==> flow/design.v <==
module maze(clk, reset, start_i, row_i, action_o, coord_o);
    input clk,reset, start_i;
    input [15:0] row_i;
    output reg [1:0] action_o;
    output reg [5:0] coord_o;
    reg [1:0] map [64-1:0];
    reg [1:0] direction [64-1:0];
    (* fsm_encoding = "none" *) reg [1:0] state;
    reg [5:0] cnt;
    reg [5:0] START, END;
    reg [7:0] i;
    always @(posedge clk or posedge reset) begin
        if(reset) begin
            state <= 2'd0;
            action_o <= 2'b00;
        end
        else begin
            case (state)
                2'd0: begin
                   state <= start_i ? 2'd1 : 2'd0;
                   action_o <= start_i ? 2'b01 : 2'b00;
                   cnt <= 1'b0;
                   coord_o <= 6'b0; 
                end
                2'd1: begin
                    if(cnt!=8) begin
                        for(i = 0; i != 8; i = i + 1) begin
                            map[cnt + (i << 3)] <= row_i >> (14 - (i << 1)); 
                        end
                    end
                    else begin
                        START <= ((row_i[15:12]) << 3) + (row_i[11:8]);
                        END <= ((row_i[7:4]) << 3) + (row_i[3:0]);
                        state <= 2'd2;
                        action_o <= 2'b10;
                    end
                    cnt <= cnt + 1;
                end
                2'd2: begin
                    for (i = 0; i != 64; i = i + 1) begin
                        if(map[i] == 2'b11) begin
                            if(i < 56) begin
                                if(map[i+8] == 2'b00) begin
                                    map[i+8] <= 2'b11;
                                    direction[i+8] <= 2'b10;
                                end
                                if(map[i+8] == 2'b10) begin
                                    direction[i+8] <= 2'b10;
                                    state <= 2'd3;
                                    action_o <= 2'b11;
                                    coord_o  <= START;
                                end
                            end
                            if(i > 7) begin
                                if(map[i-8] == 2'b00) begin
                                    map[i-8] <= 2'b11;
                                    direction[i-8] <= 2'b11;
                                end
                                if(map[i-8] == 2'b10) begin
                                    direction[i-8] <= 2'b11;
                                    state <= 2'd3;
                                    action_o <= 2'b11;
                                    coord_o  <= START;
                                end
                            end
                            if(i[2:0] != 0) begin
                                if(map[i-1] == 2'b00) begin
                                    map[i-1] <= 2'b11;
                                    direction[i-1] <= 2'b01;
                                end
                                if(map[i-1] == 2'b10) begin
                                    direction[i-1] <= 2'b01;
                                    state <= 2'd3;
                                    action_o <= 2'b11;
                                    coord_o  <= START;
                                end
                            end
                            if(i[2:0] != 7) begin
                                if(map[i+1] == 2'b00) begin
                                    map[i+1] <= 2'b11;
                                    direction[i+1] <= 2'b00;
                                end
                                if(map[i+1] == 2'b10) begin
                                    direction[i+1] <= 2'b00;
                                    state <= 2'd3;
                                    action_o <= 2'b11;
                                    coord_o  <= START;
                                end
                            end
                            map[i] <= 2'b01;
                        end
                    end
                end
                2'd3: begin
                    if(coord_o != END) begin
                        if(direction[coord_o] == 2'b00) begin
                            coord_o <= coord_o - 1;
                        end
                        else if(direction[coord_o] == 2'b01) begin
                            coord_o <= coord_o + 1;
                        end
                        else if(direction[coord_o] == 2'b10) begin
                            coord_o <= coord_o - 8;
                        end
                        else if(direction[coord_o] == 2'b11) begin
                            coord_o <= coord_o + 8;
                        end
                    end
                    else begin
                        action_o <= 2'b00;
                        state <= 2'd0;
                    end
                end
                default: begin
                end
            endcase
        end
    end
endmodule
# ---- Reports on maze
# The steps from the RTL of maze to its reports follow in flow order.
# Lines are those of the file above, counted from 1.
# Operators: Yosys type, input widths -> output width; for muxes data width and select width s.
# Cell names lack the library's common part.
# Not given: --
dict set report design {
  top_module {maze}
  clock {clk}
  cell_library {sky130hd}
  corner {tt_025C_1v80}
}

# ---- Word level
# Yosys after proc, flatten, opt, wreduce and memory -nomap, before mapping. Print and check cells are not counted. Equal cells are merged and count once.
dict set report bits {
  register_bits 284
  latch_bits 0
  mem_bits_rw 0
  romBits 0
  clocked_rd_ports_x_width 0
  memories 0
  input_bits 19
  out_inout_bits 8
}
dict set report op_classes {
  addsub 14
  multipliers 0
  div_mod_pow 0
  n_cmp 0
  equal 772
  n_shift 0
  muxes 2715
  bitwise 2
  reduce_and_logical 148
}
# op n
set ops {}
lappend ops {{$mux 2} 2352}
lappend ops {{$mux 6} 293}
lappend ops {{$eq 6x6->1 const B} 288}
lappend ops {{$eq 6x5->1 const B} 144}
lappend ops {{$ne 9x9->1 const B} 64}
lappend ops {{$eq 6x4->1 const B} 72}
lappend ops {{$eq 2x2->1 const B} 132}
lappend ops {{$reduce_and 4->1} 65}
lappend ops {{$pmux 2 s2} 64}
lappend ops {{$eq 6x3->1 const B} 36}
lappend ops {{$logic_not 2->1} 66}
lappend ops {{$pmux 2 s64} 1}
lappend ops {{$eq 6x2->1 const B} 18}
lappend ops {{$eq 6x1->1 const B} 9}
lappend ops {{$logic_not 6->1} 9}
lappend ops {{$add 6x6->6 const B} 4}
lappend ops {{$pmux 6 s3} 1}
lappend ops {{$pmux 2 s4} 2}
lappend ops {{$add 6x1->6 const B} 2}
lappend ops {{$add 6x4->6} 2}
lappend ops {{$add 6x4->6 const B} 2}
lappend ops {{$add 6x5->6 const B} 2}
lappend ops {{$pmux 6 s2} 1}
lappend ops {{$ne 2x2->1 const B} 4}
lappend ops {{$reduce_and 3->1} 2}
lappend ops {{$sub 6x1->6 const B} 1}
lappend ops {{$sub 6x4->6 const B} 1}
lappend ops {{$ne 6x4->1 const B} 1}
# Other operator kinds: 9; their cells: 13.

# ---- Logic depth
# Depth = most cells in a row (Yosys ltp): at word level without a register or memory, in the mapped netlist without a sequential cell, where the memories' decode and read muxes count.
dict set report logic_depth {
  word_depth 290
  ABC_AREA 1
  depth_mapped 21
  ltp_nobuf 21
}

# ---- After synthesis
# Source: synth_stat.txt of the flow (Yosys; design flattened, memories mapped). It holds for the ABC_AREA given above (unset counts as 0); a run with the other value may have another netlist.
# The area totals of this step are shown rounded.
dict set report mapped {
  cells 4446
  area_um2 28000
  ffs 284
  buffers 197
}
# type n
set types {}
lappend types {edfxtp_1 280}
lappend types {nand2_1 1103}
lappend types {o21ai_0 664}
lappend types {nor2_1 546}
lappend types {a21oi_1 372}
lappend types {inv_1 454}
lappend types {o211ai_1 185}
lappend types {nand3_1 159}
lappend types {clkbuf_1 164}
lappend types {o22ai_1 97}
lappend types {o311ai_0 61}
lappend types {nand4_1 44}
lappend types {ha_1 21}
lappend types {o221ai_1 29}
lappend types {nor3_1 41}
lappend types {o21bai_1 18}
lappend types {o21ai_1 26}
lappend types {nor2_2 20}
# Not listed: further types 33, cells in them 162.

# ---- Timing after synthesis
# Source: OpenSTA report_checks on the synthesized netlist (no wires, ideal clock, input and output delay 20% of the period each), path of least setup slack; recovery checks are left aside. Register names are those of the netlist, which keeps one name where synthesis merged equal registers.
dict set report synth_path {
  path_type {reg2reg}
  from {reg state[0]}
  to {reg (name not given)}
  tclk_ns 3.7
  launch_ns 0.000
  t_arrival_ns 3.700
  required_ns 3.397
  slack_ns -0.302
  path_delay_ns 4.003
  stages 9
  path_buffers 2
  synth_period_reached_ns 4.002
}
# "path_delay_ns" is the arrival time less input delay plus setup time.
# "stages" counts driving pins, that of a launching flip-flop among them; a cell with two outputs on the path counts twice.
# "synth_period_reached_ns" = period - worst setup slack (recovery checks aside). The figure is calculated, with input and output delays left at 20% of the set period.
# At most two assigning lines are given for a register; there are more.
dict set report synth_between {
  path_cell_list {dfrtp_1 -> inv_1 -> ha_1 -> clkbuf_1 -> inv_2 -> nor2_1 -> clkbuf_1 -> nand2_1 -> inv_1}
}
# item line
set synth_lines {}
lappend synth_lines {{start: declaration} 8} ;# (* fsm_encoding = "none" *) reg [1:0] state;
lappend synth_lines {{start: assignment} 14} ;# state <= 2'd0;
lappend synth_lines {{start: assignment} 20} ;# state <= start_i ? 2'd1 : 2'd0;
# No chain of elaborated cells between the ends is given.

# ---- Path in the finished layout
# Path of least setup slack in the final report of stored run 2 (OpenROAD, finished layout, wires in). Where an end is a register, its clock arrival counts in the times.
dict set report layout_path {
  path_type {in2reg}
  from {in row_i[3]}
  to {reg map[56][1]}
  tclk_ns 4.97
  launch_ns 0.99
  t_arrival_ns 5.12
  required_ns 5.30
  slack_ns 0.18
  stages 8
  path_buffers 4
}
# The rows between start and end are the longest chain of elaborated cells between them; the timing report does not say that the signal goes this way. Where chains are equally long, one stands for them.
# Each line given opens the expression or statement behind the cell; cells for indexed reads and writes are added by Yosys, which also makes memories of some case tables.
# At most two assigning lines are given for a register; there are more.
# Lines with a computed index may be missing from the assigning lines.
dict set report layout_between {
  path_cell_list {clkdlybuf4s50_1 -> clkbuf_1 -> inv_1 -> clkbuf_1 -> clkbuf_1 -> o21ai_0 -> o21ai_1 -> nand2_1}
  elab_chain_len 4
}
# item line
set layout_lines {}
lappend layout_lines {{start: declaration} 3} ;# input [15:0] row_i;
lappend layout_lines {{$mux 2 x2} 28} ;# map[cnt + (i << 3)] <= row_i >> (14 - (i << 1));
lappend layout_lines {{$mux 2} 26} ;# if(cnt!=8) begin
lappend layout_lines {{$pmux 2 s2} 18} ;# case (state)
lappend layout_lines {{end: assignment} 44} ;# map[i+8] <= 2'b11;
lappend layout_lines {{end: assignment} 68} ;# map[i-1] <= 2'b11;
lappend layout_lines {{end: declaration} 6} ;# reg [1:0] map [64-1:0];

; 4 stored runs of maze in the flow (synthesis by Yosys, layout by OpenROAD, sky130hd cells), in arbitrary order. Constraints: input delay and output delay 20% of the set period each, output load 0.01 pF.
; By "period_less_ws_ns" is meant the clock period of the run minus its worst setup slack. This is arithmetic on one report: input and output delays are still those of the set period (20% each).
; "timing.worst_path_ns" means the part of the period allowed to the worst setup path (the constraints hold back 20% at inputs and 20% at outputs) less its slack; where the path has registers, the arrival times of their clocks count too.
; "power_total_w": no workload was simulated; the value follows from the tool's default switching activity.
; Measured values are rounded.

[stored run 1: settings]
ABC_AREA = 1
CAP_MARGIN = 20
CELL_PAD_IN_SITES_DETAIL_PLACEMENT = 1
CELL_PAD_IN_SITES_GLOBAL_PLACEMENT = 2
CORE_ASPECT_RATIO = 1.43
CORE_UTILIZATION = 63
GPL_ROUTABILITY_DRIVEN = 0
GPL_TIMING_DRIVEN = 0
MIN_ROUTING_LAYER = met1
SETUP_SLACK_MARGIN = 0.46
TNS_END_PERCENT = 45
period_ns = 3.7
CORE_MARGIN = 2
SLEW_MARGIN = 20
[stored run 1: results]
outcome = did not finish, placement stopped with GPL-0301

[stored run 2: settings]
ABC_AREA = 1
CORE_UTILIZATION = 39
GPL_TIMING_DRIVEN = 0
PLACE_DENSITY = 0.66
SETUP_SLACK_MARGIN = 0.38
period_ns = 4.97
CAP_MARGIN = 20
CORE_MARGIN = 2
SLEW_MARGIN = 20
[stored run 2: results]
die_footprint_um2 = 73900
finish.stdcell_area_um2 = 30700
setup_tns_ns = 0.000
power_total_w = 0.0201
final_util_pct = 43.1
period_less_ws_ns = 4.789
worstSetupSlack_ns = 0.181
timing.worst_path_ns = 3.80
path_kind = in2reg
timing.hold.ws_ns = 0.566
post_synth_area_um2 = 28000

[stored run 3: settings]
ABC_AREA = 1
CELL_PAD_IN_SITES_GLOBAL_PLACEMENT = 1
CORE_ASPECT_RATIO = 0.95
CORE_UTILIZATION = 39
CTS_CLUSTER_DIAMETER = 81
CTS_CLUSTER_SIZE = 92
GPL_TIMING_DRIVEN = 0
MAX_ROUTING_LAYER = met4
PLACE_DENSITY_LB_ADDON = 0.23
SLEW_MARGIN = 5
TNS_END_PERCENT = 45
period_ns = 4.97
CAP_MARGIN = 20
CORE_MARGIN = 2
[stored run 3: results]
die_footprint_um2 = 73900
finish.stdcell_area_um2 = 31000
setup_tns_ns = -0.108
power_total_w = 0.02
final_util_pct = 43.7
period_less_ws_ns = 5.033
worstSetupSlack_ns = -0.063
timing.worst_path_ns = 5.03
path_kind = reg2reg
timing.hold.ws_ns = 0.574
post_synth_area_um2 = 28000

[stored run 4: settings]
period_ns = 3.86
CAP_MARGIN = 20
CORE_MARGIN = 2
CORE_UTILIZATION = 40
SLEW_MARGIN = 20
[stored run 4: results]
die_footprint_um2 = 72100
finish.stdcell_area_um2 = 31100
setup_tns_ns = 0.000
power_total_w = 0.0245
final_util_pct = 45.2
period_less_ws_ns = 3.635
worstSetupSlack_ns = 0.225
timing.worst_path_ns = 3.63
path_kind = reg2reg
timing.hold.ws_ns = 0.510
post_synth_area_um2 = 28000
